==> flow/design.v <==
module ftdi_sync
(
     input           clk_i
    ,input           rst_i
    ,input           ftdi_rxf_i
    ,input           ftdi_txe_i
    ,input  [  7:0]  ftdi_data_in_i
    ,input           inport_valid_i
    ,input  [  7:0]  inport_data_i
    ,input           outport_accept_i
    ,output          ftdi_siwua_o
    ,output          ftdi_wrn_o
    ,output          ftdi_rdn_o
    ,output          ftdi_oen_o
    ,output [  7:0]  ftdi_data_out_o
    ,output          inport_accept_o
    ,output          outport_valid_o
    ,output [  7:0]  outport_data_o
);
wire [7:0] tx_data_w;
wire       tx_valid_w;
wire       tx_accept_w;
wire [6:0] tx_level_w;
ftdi_fifo
#(
    .WIDTH(8),
    .DEPTH(64),
    .ADDR_W(6),
    .COUNT_W(7)
)
u_fifo_out
(
    .clk_i(clk_i),
    .rst_i(rst_i),
    .push_i(inport_valid_i),
    .data_in_i(inport_data_i),
    .accept_o(inport_accept_o),
    .valid_o(tx_valid_w),
    .data_out_o(tx_data_w),
    .pop_i(tx_accept_w),
    .level_o(tx_level_w)
);
wire tx_empty_next_w = (tx_level_w <= 7'd1);
wire [7:0] rx_data_w  = ftdi_data_in_i;
wire       rx_valid_w = !ftdi_rdn_o && !ftdi_rxf_i;
wire       rx_accept_w;
wire [6:0] rx_level_w;
ftdi_fifo
#(
    .WIDTH(8),
    .DEPTH(64),
    .ADDR_W(6),
    .COUNT_W(7)
)
u_fifo_in
(
    .clk_i(clk_i),
    .rst_i(rst_i),
    .push_i(rx_valid_w),
    .data_in_i(rx_data_w),
    .accept_o(rx_accept_w),
    .valid_o(outport_valid_o),
    .data_out_o(outport_data_o),
    .pop_i(outport_accept_i),
    .level_o(rx_level_w)
);
wire rx_full_next_w = (rx_level_w >= 7'd63);
localparam STATE_W           = 2;
localparam STATE_IDLE        = 2'd0;
localparam STATE_TX          = 2'd1;
localparam STATE_RX          = 2'd2;
reg [STATE_W-1:0] state_q;
wire rx_space_w = rx_accept_w;
wire rx_ready_w = !ftdi_rxf_i;
wire tx_space_w = !ftdi_txe_i;
reg  tx_valid_q;
assign tx_accept_w = !tx_valid_q || (state_q == STATE_TX && tx_space_w);
always @ (posedge clk_i or posedge rst_i)
if (rst_i)
    tx_valid_q   <= 1'b0;
else if (tx_accept_w)
    tx_valid_q   <= tx_valid_w;
reg [STATE_W-1:0] next_state_r;
always @ *
begin
    next_state_r = state_q;
    case (state_q)
    STATE_IDLE :
    begin
        if (rx_ready_w && rx_space_w)
            next_state_r    = STATE_RX;
        else if (tx_space_w && (tx_valid_w || tx_valid_q))
            next_state_r    = STATE_TX;
    end
    STATE_RX :
    begin
        if (!rx_ready_w || rx_full_next_w)
            next_state_r  = STATE_IDLE;
    end
    STATE_TX :
    begin
        if (!tx_space_w || tx_empty_next_w)
            next_state_r  = STATE_IDLE;
    end    
    default:
        ;
   endcase
end
always @ (posedge clk_i or posedge rst_i)
if (rst_i)
    state_q   <= STATE_IDLE;
else
    state_q   <= next_state_r;
reg       rdn_q;
reg       wrn_q;
reg       oen_q;
reg [7:0] data_q;
always @ (posedge clk_i or posedge rst_i)
if (rst_i)
    oen_q   <= 1'b1;
else if (state_q == STATE_IDLE && next_state_r == STATE_RX)
    oen_q   <= 1'b0;
else if (state_q == STATE_RX && next_state_r == STATE_IDLE)
    oen_q   <= 1'b1;
always @ (posedge clk_i or posedge rst_i)
if (rst_i)
    rdn_q   <= 1'b1;
else if (state_q == STATE_IDLE && next_state_r == STATE_RX)
    rdn_q   <= 1'b0;
else if (state_q == STATE_RX && next_state_r == STATE_IDLE)
    rdn_q   <= 1'b1;
always @ (posedge clk_i or posedge rst_i)
if (rst_i)
    wrn_q   <= 1'b1;
else if (state_q == STATE_IDLE && next_state_r == STATE_TX)
    wrn_q   <= 1'b0;
else if (state_q == STATE_TX && next_state_r == STATE_IDLE)
    wrn_q   <= 1'b1;
always @ (posedge clk_i or posedge rst_i)
if (rst_i)
    data_q  <= 8'b0;
else if (tx_accept_w)
    data_q  <= tx_data_w;
assign ftdi_wrn_o      = wrn_q;
assign ftdi_rdn_o      = rdn_q;
assign ftdi_oen_o      = oen_q;
assign ftdi_data_out_o = data_q;
assign ftdi_siwua_o    = 1'b1;  
endmodule
module ftdi_fifo
#(
    parameter WIDTH   = 8,
    parameter DEPTH   = 4,
    parameter ADDR_W  = 2,
    parameter COUNT_W = 3
)
(
     input                clk_i
    ,input                rst_i
    ,input  [WIDTH-1:0]   data_in_i
    ,input                push_i
    ,input                pop_i
    ,output [WIDTH-1:0]   data_out_o
    ,output               accept_o
    ,output               valid_o
    ,output [COUNT_W-1:0] level_o
);
reg [WIDTH-1:0]   ram_q[DEPTH-1:0];
reg [ADDR_W-1:0]  rd_ptr_q;
reg [ADDR_W-1:0]  wr_ptr_q;
reg [COUNT_W-1:0] count_q;
always @ (posedge clk_i or posedge rst_i)
if (rst_i)
begin
    count_q   <= {(COUNT_W) {1'b0}};
    rd_ptr_q  <= {(ADDR_W) {1'b0}};
    wr_ptr_q  <= {(ADDR_W) {1'b0}};
end
else
begin
    if (push_i & accept_o)
    begin
        ram_q[wr_ptr_q] <= data_in_i;
        wr_ptr_q        <= wr_ptr_q + 1;
    end
    if (pop_i & valid_o)
        rd_ptr_q      <= rd_ptr_q + 1;
    if ((push_i & accept_o) & ~(pop_i & valid_o))
        count_q <= count_q + 1;
    else if (~(push_i & accept_o) & (pop_i & valid_o))
        count_q <= count_q - 1;
end
/*verilator lint_off WIDTH*/
assign valid_o       = (count_q != 0);
assign accept_o      = (count_q != DEPTH);
/*verilator lint_on WIDTH*/
assign data_out_o    = ram_q[rd_ptr_q];
assign level_o       = count_q;
endmodule
module ftdi_bridge
#(
     parameter MODE             = "SYNC"
    ,parameter CLK_DIV          = 2
    ,parameter GP_OUTPUTS       = 32
    ,parameter GP_INPUTS        = 32
    ,parameter GPIO_ADDRESS     = 32'hf0000000
    ,parameter GP_IN_EVENT_MASK = 0
    ,parameter AXI_ID           = 0
)
(
     input           clk_i
    ,input           rst_i
    ,input           ftdi_rxf_i
    ,input           ftdi_txe_i
    ,input  [  7:0]  ftdi_data_in_i
    ,input           mem_awready_i
    ,input           mem_wready_i
    ,input           mem_bvalid_i
    ,input  [  1:0]  mem_bresp_i
    ,input  [  3:0]  mem_bid_i
    ,input           mem_arready_i
    ,input           mem_rvalid_i
    ,input  [ 31:0]  mem_rdata_i
    ,input  [  1:0]  mem_rresp_i
    ,input  [  3:0]  mem_rid_i
    ,input           mem_rlast_i
    ,input  [ 31:0]  gp_inputs_i
    ,output          ftdi_siwua_o
    ,output          ftdi_wrn_o
    ,output          ftdi_rdn_o
    ,output          ftdi_oen_o
    ,output [  7:0]  ftdi_data_out_o
    ,output          mem_awvalid_o
    ,output [ 31:0]  mem_awaddr_o
    ,output [  3:0]  mem_awid_o
    ,output [  7:0]  mem_awlen_o
    ,output [  1:0]  mem_awburst_o
    ,output          mem_wvalid_o
    ,output [ 31:0]  mem_wdata_o
    ,output [  3:0]  mem_wstrb_o
    ,output          mem_wlast_o
    ,output          mem_bready_o
    ,output          mem_arvalid_o
    ,output [ 31:0]  mem_araddr_o
    ,output [  3:0]  mem_arid_o
    ,output [  7:0]  mem_arlen_o
    ,output [  1:0]  mem_arburst_o
    ,output          mem_rready_o
    ,output [ 31:0]  gp_outputs_o
);
localparam CMD_NOP          = 4'd0;
localparam CMD_WR           = 4'd1;
localparam CMD_RD           = 4'd2;
localparam CMD_GP_WR        = 4'd3;
localparam CMD_GP_RD        = 4'd4;
localparam CMD_GP_RD_CLR    = 4'd5;
localparam CMD_STREAM_ON    = 4'd6;
localparam CMD_STREAM_OFF   = 4'd7;
localparam LEN_W            = 12;
localparam DATA_W           = 8;
localparam STATE_W          = 4;
localparam STATE_IDLE       = 4'd0;
localparam STATE_CMD        = 4'd1;
localparam STATE_LEN        = 4'd2;
localparam STATE_ADDR0      = 4'd3;
localparam STATE_ADDR1      = 4'd4;
localparam STATE_ADDR2      = 4'd5;
localparam STATE_ADDR3      = 4'd6;
localparam STATE_WRITE      = 4'd7;
localparam STATE_READ       = 4'd8;
localparam STATE_DATA0      = 4'd9;
localparam STATE_DATA1      = 4'd10;
localparam STATE_DATA2      = 4'd11;
localparam STATE_DATA3      = 4'd12;
localparam STATE_GP_WR      = 4'd13;
localparam STATE_GP_RD      = 4'd14;
wire [DATA_W-1:0]   data_tx_w;
wire [DATA_W-1:0]   data_rx_w;
wire                wr_w;
wire                rd_w;
wire                wr_accept_w;
wire                rx_ready_w;
wire                read_skip_w;
reg [STATE_W-1:0]   state_q;
reg [LEN_W-1:0]     len_q;
reg [31:0]          mem_addr_q;
reg                 mem_cyc_q;
reg                 mem_wr_q;
reg [1:0]           data_idx_q;
reg [31:0]          data_q;
reg [GP_OUTPUTS-1:0] gp_out_q;
reg [GP_INPUTS-1:0]  gp_in_q;
wire magic_addr_w = (mem_addr_q == 32'd4026531840);
wire wr_byte_w = (state_q == STATE_WRITE) && rx_ready_w && !mem_cyc_q && (len_q != {LEN_W{1'b0}});
reg [STATE_W-1:0] next_state_r;
always @ *
begin
    next_state_r = state_q;
    case (state_q)
    STATE_IDLE :
    begin
        if (rx_ready_w)
            next_state_r    = STATE_CMD;
    end
    STATE_CMD :
    begin
        if (data_rx_w[3:0] == CMD_NOP)
            next_state_r  = STATE_IDLE;
        else if (data_rx_w[3:0] == CMD_WR || data_rx_w[3:0] == CMD_RD)
            next_state_r  = STATE_LEN;
        else if (data_rx_w[3:0] == CMD_GP_WR)
            next_state_r  = STATE_GP_WR;
        else if (data_rx_w[3:0] == CMD_GP_RD)
            next_state_r  = STATE_GP_RD;
        else
            next_state_r  = STATE_IDLE;
    end
    STATE_LEN :
    begin
        if (rx_ready_w)
            next_state_r  = STATE_ADDR0;
    end
    STATE_ADDR0 : if (rx_ready_w) next_state_r  = STATE_ADDR1;
    STATE_ADDR1 : if (rx_ready_w) next_state_r  = STATE_ADDR2;
    STATE_ADDR2 : if (rx_ready_w) next_state_r  = STATE_ADDR3;
    STATE_ADDR3 :
    begin
        if (rx_ready_w && mem_wr_q) 
            next_state_r  = STATE_WRITE;
        else if (rx_ready_w) 
            next_state_r  = STATE_READ;            
    end
    STATE_WRITE :
    begin
        if (len_q == {LEN_W{1'b0}} && (mem_bvalid_i || magic_addr_w))
            next_state_r  = STATE_IDLE;
        else
            next_state_r  = STATE_WRITE;
    end
    STATE_READ :
    begin
        if (mem_rvalid_i || magic_addr_w)
            next_state_r  = STATE_DATA0;
    end
    STATE_DATA0 :
    begin
        if (read_skip_w)
            next_state_r  = STATE_DATA1;
        else if (wr_accept_w && (len_q == {LEN_W{1'b0}}))
            next_state_r  = STATE_IDLE;
        else if (wr_accept_w)
            next_state_r  = STATE_DATA1;
    end
    STATE_DATA1 :
    begin
        if (read_skip_w)
            next_state_r  = STATE_DATA2;
        else if (wr_accept_w && (len_q == {LEN_W{1'b0}}))
            next_state_r  = STATE_IDLE;
        else if (wr_accept_w)
            next_state_r  = STATE_DATA2;
    end
    STATE_DATA2 :
    begin
        if (read_skip_w)
            next_state_r  = STATE_DATA3;
        else if (wr_accept_w && (len_q == {LEN_W{1'b0}}))
            next_state_r  = STATE_IDLE;
        else if (wr_accept_w)
            next_state_r  = STATE_DATA3;
    end
    STATE_DATA3 :
    begin
        if (wr_accept_w && (len_q != {LEN_W{1'b0}}))
            next_state_r  = STATE_READ;
        else if (wr_accept_w)
            next_state_r  = STATE_IDLE;
    end
    STATE_GP_WR :
    begin
        if (rx_ready_w)
            next_state_r  = STATE_IDLE;
    end
    STATE_GP_RD :
    begin
        if (wr_accept_w)
            next_state_r  = STATE_IDLE;
    end
    default:
        ;
   endcase
end
always @ (posedge clk_i or posedge rst_i)
if (rst_i)
    state_q   <= STATE_IDLE;
else
    state_q   <= next_state_r;
assign wr_w = (((state_q == STATE_DATA0) |
               (state_q == STATE_DATA1) |
               (state_q == STATE_DATA2) |
               (state_q == STATE_DATA3)) && !read_skip_w) |
              (state_q == STATE_GP_RD);
assign rd_w = (state_q == STATE_CMD) |
              (state_q == STATE_LEN) |
              (state_q == STATE_ADDR0) |
              (state_q == STATE_ADDR1) |
              (state_q == STATE_ADDR2) |
              (state_q == STATE_ADDR3) |
              (state_q == STATE_WRITE && !mem_cyc_q && len_q != {LEN_W{1'b0}}) |
              (state_q == STATE_GP_WR);
always @ (posedge clk_i or posedge rst_i)
if (rst_i)
    len_q       <= {LEN_W{1'b0}};
else if (state_q == STATE_CMD && rx_ready_w)
    len_q[11:8] <= data_rx_w[7:4];
else if (state_q == STATE_LEN && rx_ready_w)
    len_q[7:0]  <= data_rx_w[7:0];
else if (wr_byte_w)
    len_q       <= len_q - {{(LEN_W-1){1'b0}}, 1'b1};
else if (state_q == STATE_READ && ((mem_cyc_q && mem_rvalid_i) || magic_addr_w))
    len_q       <= len_q - {{(LEN_W-1){1'b0}}, 1'b1};
else if (((state_q == STATE_DATA0) || (state_q == STATE_DATA1) || (state_q == STATE_DATA2)) && wr_accept_w && !read_skip_w)
    len_q       <= len_q - {{(LEN_W-1){1'b0}}, 1'b1};
always @ (posedge clk_i or posedge rst_i)
if (rst_i)
    mem_addr_q        <= 'd0;
else if (state_q == STATE_ADDR0 && rx_ready_w)
    mem_addr_q[31:24] <= data_rx_w;
else if (state_q == STATE_ADDR1 && rx_ready_w)
    mem_addr_q[23:16] <= data_rx_w;
else if (state_q == STATE_ADDR2 && rx_ready_w)
    mem_addr_q[15:8]  <= data_rx_w;
else if (state_q == STATE_ADDR3 && rx_ready_w)
    mem_addr_q[7:0]   <= data_rx_w;
else if (state_q == STATE_WRITE && (mem_cyc_q && mem_bvalid_i))
    mem_addr_q        <= {mem_addr_q[31:2], 2'b0} + 'd4;
else if (state_q == STATE_READ && (mem_cyc_q && mem_rvalid_i))
    mem_addr_q        <= {mem_addr_q[31:2], 2'b0} + 'd4;
always @ (posedge clk_i or posedge rst_i)
if (rst_i)
    data_idx_q <= 2'b0;
else if (state_q == STATE_ADDR3)
    data_idx_q <= data_rx_w[1:0];
else if (wr_byte_w)
    data_idx_q <= data_idx_q + 2'd1;
else if (((state_q == STATE_DATA0) || (state_q == STATE_DATA1) || (state_q == STATE_DATA2)) && (data_idx_q != 2'b0))
    data_idx_q <= data_idx_q - 2'd1;
assign read_skip_w = (data_idx_q != 2'b0);
always @ (posedge clk_i or posedge rst_i)
if (rst_i)
    data_q <= 32'b0;
else if (state_q == STATE_IDLE)
    data_q <= {{(32-GP_INPUTS){1'b0}}, gp_in_q};
else if (wr_byte_w)
begin
    case (data_idx_q)
        2'd0: data_q[7:0]   <= data_rx_w;
        2'd1: data_q[15:8]  <= data_rx_w;
        2'd2: data_q[23:16] <= data_rx_w;
        2'd3: data_q[31:24] <= data_rx_w;
    endcase
end
else if (state_q == STATE_READ && mem_rvalid_i)
    data_q <= mem_rdata_i;
else if (((state_q == STATE_DATA0) || (state_q == STATE_DATA1) || (state_q == STATE_DATA2)) && (wr_accept_w || read_skip_w))
    data_q <= {8'b0, data_q[31:8]};
assign data_tx_w  = data_q[7:0];
assign mem_wdata_o = data_q;
reg mem_awvalid_q;
reg mem_awvalid_r;
reg mem_wvalid_q;
reg mem_wvalid_r;
always @ *
begin
    mem_awvalid_r = 1'b0;
    mem_wvalid_r  = 1'b0;
    if (mem_awvalid_o && !mem_awready_i)
        mem_awvalid_r = mem_awvalid_q;
    else if (mem_awvalid_o)
        mem_awvalid_r = 1'b0;
    else if (wr_byte_w && (data_idx_q == 2'd3 || len_q == 1))
        mem_awvalid_r = !magic_addr_w;
    if (mem_wvalid_o && !mem_wready_i)
        mem_wvalid_r = mem_wvalid_q;
    else if (mem_wvalid_o)
        mem_wvalid_r = 1'b0;
    else if (wr_byte_w && (data_idx_q == 2'd3 || len_q == 1))
        mem_wvalid_r = !magic_addr_w;
end
always @ (posedge clk_i or posedge rst_i)
if (rst_i)
begin
    mem_awvalid_q <= 1'b0;
    mem_wvalid_q  <= 1'b0;
end
else
begin
    mem_awvalid_q <= mem_awvalid_r;
    mem_wvalid_q  <= mem_wvalid_r;
end
assign mem_awvalid_o = mem_awvalid_q;
assign mem_wvalid_o  = mem_wvalid_q;
assign mem_awaddr_o  = {mem_addr_q[31:2], 2'b0};
assign mem_awid_o    = AXI_ID;
assign mem_awlen_o   = 8'b0;
assign mem_awburst_o = 2'b01;
assign mem_wlast_o   = 1'b1;
assign mem_bready_o = 1'b1;
reg mem_arvalid_q;
reg mem_arvalid_r;
always @ *
begin
    mem_arvalid_r = 1'b0;
    if (mem_arvalid_o && !mem_arready_i)
        mem_arvalid_r = mem_arvalid_q;
    else if (mem_arvalid_o)
        mem_arvalid_r = 1'b0;
    else if (state_q == STATE_READ && !mem_cyc_q)
        mem_arvalid_r = !magic_addr_w;
end
always @ (posedge clk_i or posedge rst_i)
if (rst_i)
    mem_arvalid_q <= 1'b0;
else
    mem_arvalid_q <= mem_arvalid_r;
assign mem_arvalid_o = mem_arvalid_q;
assign mem_araddr_o  = {mem_addr_q[31:2], 2'b0};
assign mem_arid_o    = AXI_ID;
assign mem_arlen_o   = 8'b0;
assign mem_arburst_o = 2'b01;
assign mem_rready_o  = 1'b1;
reg [3:0] mem_sel_q;
reg [3:0] mem_sel_r;
always @ *
begin
    mem_sel_r = 4'b1111;
    case (data_idx_q)
    2'd0: mem_sel_r = 4'b0001;
    2'd1: mem_sel_r = 4'b0011;
    2'd2: mem_sel_r = 4'b0111;
    2'd3: mem_sel_r = 4'b1111;
    endcase
    case (mem_addr_q[1:0])
    2'd0: mem_sel_r = mem_sel_r & 4'b1111;
    2'd1: mem_sel_r = mem_sel_r & 4'b1110;
    2'd2: mem_sel_r = mem_sel_r & 4'b1100;
    2'd3: mem_sel_r = mem_sel_r & 4'b1000;
    endcase
end
always @ (posedge clk_i or posedge rst_i)
if (rst_i)
    mem_sel_q    <= 4'b0;
else if (state_q == STATE_IDLE)
    mem_sel_q   <= 4'b1111;
else if (wr_byte_w && (data_idx_q == 2'd3 || len_q == 1))
    mem_sel_q   <= mem_sel_r;
assign mem_wstrb_o  = mem_sel_q;
always @ (posedge clk_i or posedge rst_i)
if (rst_i)
    mem_wr_q    <= 1'b0;
else if (state_q == STATE_CMD && rx_ready_w)
    mem_wr_q    <= (data_rx_w[3:0] == CMD_WR);
always @ (posedge clk_i or posedge rst_i)
if (rst_i == 1'b1)
    mem_cyc_q <= 1'b0;
else if (mem_arvalid_r || mem_awvalid_r)
    mem_cyc_q <= 1'b1;
else if (mem_bvalid_i || mem_rvalid_i)
    mem_cyc_q <= 1'b0;
reg gpio_wr_q;
always @ (posedge clk_i or posedge rst_i)
if (rst_i)
    gpio_wr_q <= 1'b0;
else if (magic_addr_w && wr_byte_w && (data_idx_q == 2'd3 || len_q == 1))
    gpio_wr_q <= 1'b1;
else
    gpio_wr_q <= 1'b0;
always @ (posedge clk_i or posedge rst_i)
if (rst_i)
    gp_out_q <= {(GP_OUTPUTS){1'b0}};
else if (state_q == STATE_GP_WR && rx_ready_w)
    gp_out_q <= {{(GP_OUTPUTS-8){1'b0}}, data_rx_w};
else if (gpio_wr_q)
    gp_out_q <= data_q[GP_OUTPUTS-1:0];
assign gp_outputs_o = gp_out_q;
reg [GP_INPUTS-1:0]  gp_in_r;
always @ *
begin
    if ((state_q == STATE_GP_RD) && wr_accept_w)
        gp_in_r = gp_inputs_i;
    else
        gp_in_r = (gp_in_q & GP_IN_EVENT_MASK) | gp_inputs_i;
end
always @ (posedge clk_i or posedge rst_i)
if (rst_i)
    gp_in_q <= {(GP_INPUTS){1'b0}};
else
    gp_in_q <= gp_in_r;
generate
if (1)
begin
    ftdi_sync
    u_sync
    (
        .clk_i(clk_i),
        .rst_i(rst_i),
        .ftdi_rxf_i(ftdi_rxf_i),
        .ftdi_txe_i(ftdi_txe_i),
        .ftdi_siwua_o(ftdi_siwua_o),
        .ftdi_wrn_o(ftdi_wrn_o),
        .ftdi_rdn_o(ftdi_rdn_o),
        .ftdi_oen_o(ftdi_oen_o),
        .ftdi_data_out_o(ftdi_data_out_o),
        .ftdi_data_in_i(ftdi_data_in_i),
        .outport_valid_o(rx_ready_w),
        .outport_data_o(data_rx_w),
        .outport_accept_i(rd_w),
        .inport_valid_i(wr_w),
        .inport_data_i(data_tx_w),
        .inport_accept_o(wr_accept_w)
    );
end
endgenerate
endmodule
======== Tool chain data of ftdi_bridge ========
Each step is given for the RTL above and for the edited RTL.
"before" refers to lines of the RTL above, "after" to lines of the edited file.
"change": "after" minus "before" as printed here. "rel. change": 100 x difference / "before".
Operators carry their Yosys type and port widths (W data, S select, Z words).
Not given: -
set-up
  top ..................................... ftdi_bridge
  clock input ............................. clk_i
  cell library ............................ sky130hd
  library corner .......................... tt_025C_1v80

======== The edit ========
Unified diff, file above to edited file.
A script made this edit. It changes what the design does and was not meant as an optimisation.
begin of diff
@@ -592,9 +592,5 @@
         gp_in_r = (gp_in_q & GP_IN_EVENT_MASK) | gp_inputs_i;
 end
-always @ (posedge clk_i or posedge rst_i)
-if (rst_i)
-    gp_in_q <= {(GP_INPUTS){1'b0}};
-else
-    gp_in_q <= gp_in_r;
+always @(*) gp_in_q = gp_in_r;
 generate
 if (1)
end of diff

======== Word-level counts ========
Yosys after proc, flatten, opt, wreduce and memory -nomap, before mapping. Print and check cells are not counted. Equal cells are merged and count once.
operators by class
  what                        before  after  change  rel. change (%)
  add/sub/neg operators       12      12     0       0.00
  order comparisons           2       2      0       0.00
  eq/ne operators             306     306    0       0.00
  mux-type cells              107     107    0       0.00
  bitwise gates (word level)  28      28     0       0.00
  reduce/logical cells        236     236    0       0.00
Unchanged operator kinds not shown: 60.
bit counts
  what                        before  after  change  rel. change (%)
  register bits               1231    1199   -32     -2.60
  input port bits             94      94     0       0.00
  output and inout port bits  178     178    0       0.00
  elaborated cells            851     850    -1      -0.12

======== Logic depth ========
Depth = most cells in a row (Yosys ltp): at word level without a register or memory, in the mapped netlist without a sequential cell, where the memories' decode and read muxes count.
depth
  what                           before  after  change  rel. change (%)
  word-level depth               12      12     0       0.00
  ABC_AREA                       0       0      -       -
  depth in mapped cells          19      19     0       0.00
  gate-level depth less buffers  18      18     0       0.00

======== Mapped cells and area ========
The flow's flattened synthesis, as Yosys stat reports it; memories are mapped. The netlist is that of the ABC_AREA named above (0 if unset); the other value can give another one.
synthesis totals
  what                            before     after      change      rel. change (%)
  cell count                      3746       3722       -24         -0.64
  synthesis area (mm2)            0.0512254  0.0507612  -0.0004642  -0.91
  area of sequential cells (mm2)  0.0362348  0.035434   -0.0008008  -2.21
  flip-flop cells                 1243       1211       -32         -2.57
  buffers                         292        297        +5          +1.71
cell types
  type                        before  after  change  rel. change (%)
  sky130_fd_sc_hd__and3_1     89      51     -38     -42.70
  sky130_fd_sc_hd__dfrtp_1    215     183    -32     -14.88
  sky130_fd_sc_hd__nand3_1    210     180    -30     -14.29
  sky130_fd_sc_hd__clkbuf_1   138     111    -27     -19.57
  sky130_fd_sc_hd__a32oi_1    41      66     +25     +60.98
  sky130_fd_sc_hd__a31oi_1    11      35     +24     +218.18
  sky130_fd_sc_hd__nand2_1    275     293    +18     +6.55
  sky130_fd_sc_hd__a22oi_1    286     303    +17     +5.94
  sky130_fd_sc_hd__a2111oi_0  25      9      -16     -64.00
  sky130_fd_sc_hd__nand4_1    117     104    -13     -11.11
  sky130_fd_sc_hd__buf_2      31      43     +12     +38.71
  sky130_fd_sc_hd__mux2i_1    64      75     +11     +17.19
  sky130_fd_sc_hd__buf_1      19      29     +10     +52.63
  sky130_fd_sc_hd__buf_6      4       14     +10     +250.00
  sky130_fd_sc_hd__o221ai_1   4       13     +9      +225.00
  sky130_fd_sc_hd__o21ai_0    85      77     -8      -9.41
  sky130_fd_sc_hd__and2_1     21      13     -8      -38.10
  sky130_fd_sc_hd__a32o_1     13      5      -8      -61.54
Unchanged cell types not shown: 20.
The list need not be complete.
The figures by module come from a second, unflattened synthesis with its own total; it is not the netlist above.
second synthesis, totals
  what                                     before     after     change      rel. change (%)
  cell total of the unflattened synthesis  4064       4031      -33         -0.81
  area (unflattened synthesis) (mm2)       0.0528419  0.052165  -0.0006769  -1.28
Each row is one instance without its submodules.
by module, before
  module       instances  cells  area (mm2)  seq. area (mm2)
  ftdi_fifo    2          1503   0.0215369   0.0158502
  ftdi_bridge  1          999    0.0090912   0.0041803
  ftdi_sync    1          59     0.0006769   0.0003541
by module, after
  module       instances  cells  area (mm2)  seq. area (mm2)
  ftdi_fifo    2          1503   0.0215369   0.0158502
  ftdi_bridge  1          966    0.0084143   0.0033795
  ftdi_sync    1          59     0.0006769   0.0003541

======== Path before layout ========
OpenSTA on the mapped netlist: ideal clock, no wires. The path of least setup slack (recovery checks aside). Input and output delay are each 20% of the period. Register names are those of the netlist, which keeps one name where synthesis merged equal registers.
timing path post-synthesis
  what                                 before                                          after                                           change  rel. change (%)
  kind                                 in2reg                                          in2reg                                          -       -
  from                                 input port rst_i                                input port rst_i                                -       -
  to                                   register genblk1.u_sync.u_fifo_in.ram_q[60][0]  register genblk1.u_sync.u_fifo_in.ram_q[60][0]  -       -
  clock period (ps)                    10000                                           10000                                           0       0.00
  external input delay (ps)            2000                                            2000                                            0       0.00
  library setup time (ps)              285                                             285                                             0       -
  time at the first pin (ps)           2000                                            2000                                            0       0.00
  arrival (ps)                         8857                                            7952                                            -905    -10.22
  required time (ps)                   9715                                            9715                                            0       0.00
  setup slack (ps)                     859                                             1764                                            +905    -
  path delay (ps)                      7142                                            6237                                            -905    -12.67
  stages                               4                                               4                                               0       0.00
  path buffers                         0                                               0                                               0       -
  period reached after synthesis (ps)  9141                                            8236                                            -905    -9.90
"path delay" is the arrival time less input delay plus setup time.
"stages": output pins that drive a net of the path, with the launching flip-flop's if there is one; two outputs of one cell count as two.
"period reached after synthesis" = period - worst setup slack (recovery checks aside). The figure is calculated, with input and output delays left at 20% of the set period.
Between the ends stands the longest chain of elaborated cells between them, by number of cells; it is not shown to be the way that was timed. Of several equally long chains one is given.
Each line given opens the expression or statement behind the cell; cells for indexed reads and writes are added by Yosys, which also makes memories of some case tables.
on the way, post-synthesis, before
  path through ............................ sky130_fd_sc_hd__clkinv_1 -> sky130_fd_sc_hd__and3_1 -> sky130_fd_sc_hd__nand3_1 -> sky130_fd_sc_hd__nor2_1
  cells in the longest elaborated chain ... 2
  elaborated cells on any way between the ends .. 2
  source lines of those cells ............. 0
  those cells by class .................... logic (1); reduce/logical (1)
RTL lines, path post-synthesis, before
  what               RTL line  RTL
  from (decl)        212       ,input           rst_i
  $not A1 Y1         -
  $reduce_and A3 Y1  -
  to (assign)        183       ram_q[wr_ptr_q] <= data_in_i;
  to (decl)          168       reg [WIDTH-1:0]   ram_q[DEPTH-1:0];
on the way, post-synthesis, after
  path through ............................ sky130_fd_sc_hd__clkinv_1 -> sky130_fd_sc_hd__and3_1 -> sky130_fd_sc_hd__nand3_1 -> sky130_fd_sc_hd__nor2_1
  cells in the longest elaborated chain ... 2
  elaborated cells on any way between the ends .. 2
  source lines of those cells ............. 0
  those cells by class .................... logic (1); reduce/logical (1)
RTL lines, path post-synthesis, after
  what               RTL line  RTL
  from (decl)        212       ,input           rst_i
  $not A1 Y1         -
  $reduce_and A3 Y1  -
  to (assign)        183       ram_q[wr_ptr_q] <= data_in_i;
  to (decl)          168       reg [WIDTH-1:0]   ram_q[DEPTH-1:0];

======== Worst path after layout ========
Path of least setup slack in the final report of each run of pair 1 (OpenROAD, finished layout, wires in). Where an end is a register, its clock arrival counts in the times.
The report prints the path's times to 10 ps; the period is as set.
timing path after layout
  what                        before                                        after                                         change  rel. change (%)
  kind                        reg2reg                                       in2reg                                        -       -
  from                        register len_q[0]                             input port ftdi_rxf_i                         -       -
  to                          register genblk1.u_sync.u_fifo_in.count_q[6]  register genblk1.u_sync.u_fifo_in.count_q[6]  -       -
  clock period (ps)           10000                                         10000                                         0       0.00
  external input delay (ps)   -                                             2000                                          -       -
  library setup time (ps)     110                                           120                                           +10     -
  time at the first pin (ps)  740                                           2000                                          +1260   +170.27
  arrival (ps)                5950                                          5870                                          -80     -1.34
  required time (ps)          10620                                         10650                                         +30     +0.28
  setup slack (ps)            4670                                          4780                                          +110    -
  stages                      19                                            14                                            -5      -26.32
  path buffers                0                                             1                                             +1      -
Between the ends stands the longest chain of elaborated cells between them, by number of cells; it is not shown to be the way that was timed. Of several equally long chains one is given.
At most two assigning lines are given for a register; there are more.
on the way, after layout, before
  path through ............................ sky130_fd_sc_hd__dfrtp_1 -> sky130_fd_sc_hd__inv_1 -> sky130_fd_sc_hd__ha_1 -> sky130_fd_sc_hd__or3b_1 -> sky130_fd_sc_hd__nor4_2 -> sky130_fd_sc_hd__or4b_2 -> sky130_fd_sc_hd__nand2_1 -> sky130_fd_sc_hd__inv_1 -> sky130_fd_sc_hd__ha_1 -> sky130_fd_sc_hd__inv_1 -> sky130_fd_sc_hd__fa_1 -> sky130_fd_sc_hd__a21oi_1 -> sky130_fd_sc_hd__nor2_1 -> sky130_fd_sc_hd__nor2_1 -> sky130_fd_sc_hd__o21bai_1 -> sky130_fd_sc_hd__a21oi_1 -> sky130_fd_sc_hd__xnor2_1 -> sky130_fd_sc_hd__nor2_1 -> sky130_fd_sc_hd__xor2_1
  cells in the longest elaborated chain ... 8
  elaborated cells on any way between the ends .. 11
  those cells by class .................... mux (2); logic (6); reduce/logical (3)
RTL lines, path after layout, before
  what                        RTL line  RTL
  from (decl)                 285       reg [LEN_W-1:0]     len_q;
  from (assign)               417       len_q[7:0]  <= data_rx_w[7:0];
  from (assign)               419       len_q       <= len_q - {{(LEN_W-1){1'b0}}, 1'b1};
  $reduce_bool A12 Y1         409       (state_q == STATE_WRITE && !mem_cyc_q && len_q != {LEN_W{1'b0}}) |
  $logic_and A1 B1 Y1         409
  $or A1 B1 Y1 (2 in a row)   403       assign rd_w = (state_q == STATE_CMD) |
  $and A1 B1 Y1 (2 in a row)  190       else if (~(push_i & accept_o) & (pop_i & valid_o))
  $mux W7                     190
  $mux W7                     188       if ((push_i & accept_o) & ~(pop_i & valid_o))
  to (assign)                 189       count_q <= count_q + 1;
  to (assign)                 191       count_q <= count_q - 1;
  to (decl)                   171       reg [COUNT_W-1:0] count_q;
on the way, after layout, after
  path through ............................ sky130_fd_sc_hd__clkdlybuf4s50_1 -> sky130_fd_sc_hd__a31oi_1 -> sky130_fd_sc_hd__nor2b_1 -> sky130_fd_sc_hd__ha_1 -> sky130_fd_sc_hd__inv_1 -> sky130_fd_sc_hd__fa_1 -> sky130_fd_sc_hd__a21oi_1 -> sky130_fd_sc_hd__nor2_1 -> sky130_fd_sc_hd__nor2_1 -> sky130_fd_sc_hd__o21bai_1 -> sky130_fd_sc_hd__a21oi_1 -> sky130_fd_sc_hd__xnor2_1 -> sky130_fd_sc_hd__nor2_1 -> sky130_fd_sc_hd__xnor2_1
  cells in the longest elaborated chain ... 7
  elaborated cells on any way between the ends .. 9
  those cells by class .................... mux (2); logic (4); reduce/logical (3)
RTL lines, path after layout, after
  what                 RTL line  RTL
  from (decl)          213       ,input           ftdi_rxf_i
  $logic_not A1 Y1     45        wire       rx_valid_w = !ftdi_rdn_o && !ftdi_rxf_i;
  $logic_and A1 B1 Y1  45
  $and A1 B1 Y1        190       else if (~(push_i & accept_o) & (pop_i & valid_o))
  $not A1 Y1           190
  $and A1 B1 Y1        190
  $mux W7              190
  $mux W7              188       if ((push_i & accept_o) & ~(pop_i & valid_o))
  to (assign)          189       count_q <= count_q + 1;
  to (assign)          191       count_q <= count_q - 1;
  to (decl)            171       reg [COUNT_W-1:0] count_q;

======== Measured runs ========
Both versions went through the flow (Yosys, OpenROAD) with the same settings in each pair. Constraints: input delay and output delay 20% of the set period each, output load 0.01 pF.
flow settings, pair 1
  CORE_UTILIZATION ........................ 40
  period_ns ............................... 10.0
  CAP_MARGIN .............................. 20
  CORE_MARGIN ............................. 2
  SLEW_MARGIN ............................. 20
results, pair 1
  what                                       before     after      change      rel. change (%)
  post-synthesis cell area (mm2)             0.0512254  0.0507612  -0.0004642  -0.91
  overall die area (mm2)                     0.130943   0.129769   -0.001174   -0.90
  utilization in the final report            0.468      0.471      +0.003      -
  smallest setup slack (ps)                  4672       4782       +110        -
  sum of negative setup slack (ps)           0          0          0           -
  worst hold slack in the final report (ps)  448        471        +23         -
  achieved clock period (ps)                 5328       5218       -110        -2.06
flow settings, pair 2
  CAP_MARGIN .............................. 25
  CELL_PAD_IN_SITES_GLOBAL_PLACEMENT ...... 3
  CORE_UTILIZATION ........................ 17
  CTS_CLUSTER_DIAMETER .................... 340
  MAX_ROUTING_LAYER ....................... met5
  MIN_ROUTING_LAYER ....................... met1
  PLACE_DENSITY_LB_ADDON .................. 0.0
  SETUP_SLACK_MARGIN ...................... -0.49
  period_ns ............................... 5.85
  CORE_MARGIN ............................. 2
  SLEW_MARGIN ............................. 20
results, pair 2
  what                                       before     after      change      rel. change (%)
  post-synthesis cell area (mm2)             0.0512254  0.0507612  -0.0004642  -0.91
  overall die area (mm2)                     0.305732   0.302984   -0.002748   -0.90
  utilization in the final report            0.219      0.217      -0.002      -
  smallest setup slack (ps)                  1057       913        -144        -
  sum of negative setup slack (ps)           0          0          0           -
  worst hold slack in the final report (ps)  451        478        +27         -
  achieved clock period (ps)                 4793       4937       +144        +3.00
"achieved clock period" means the clock period less the worst setup slack. The figure is calculated, with input and output delays left at 20% of the set period.
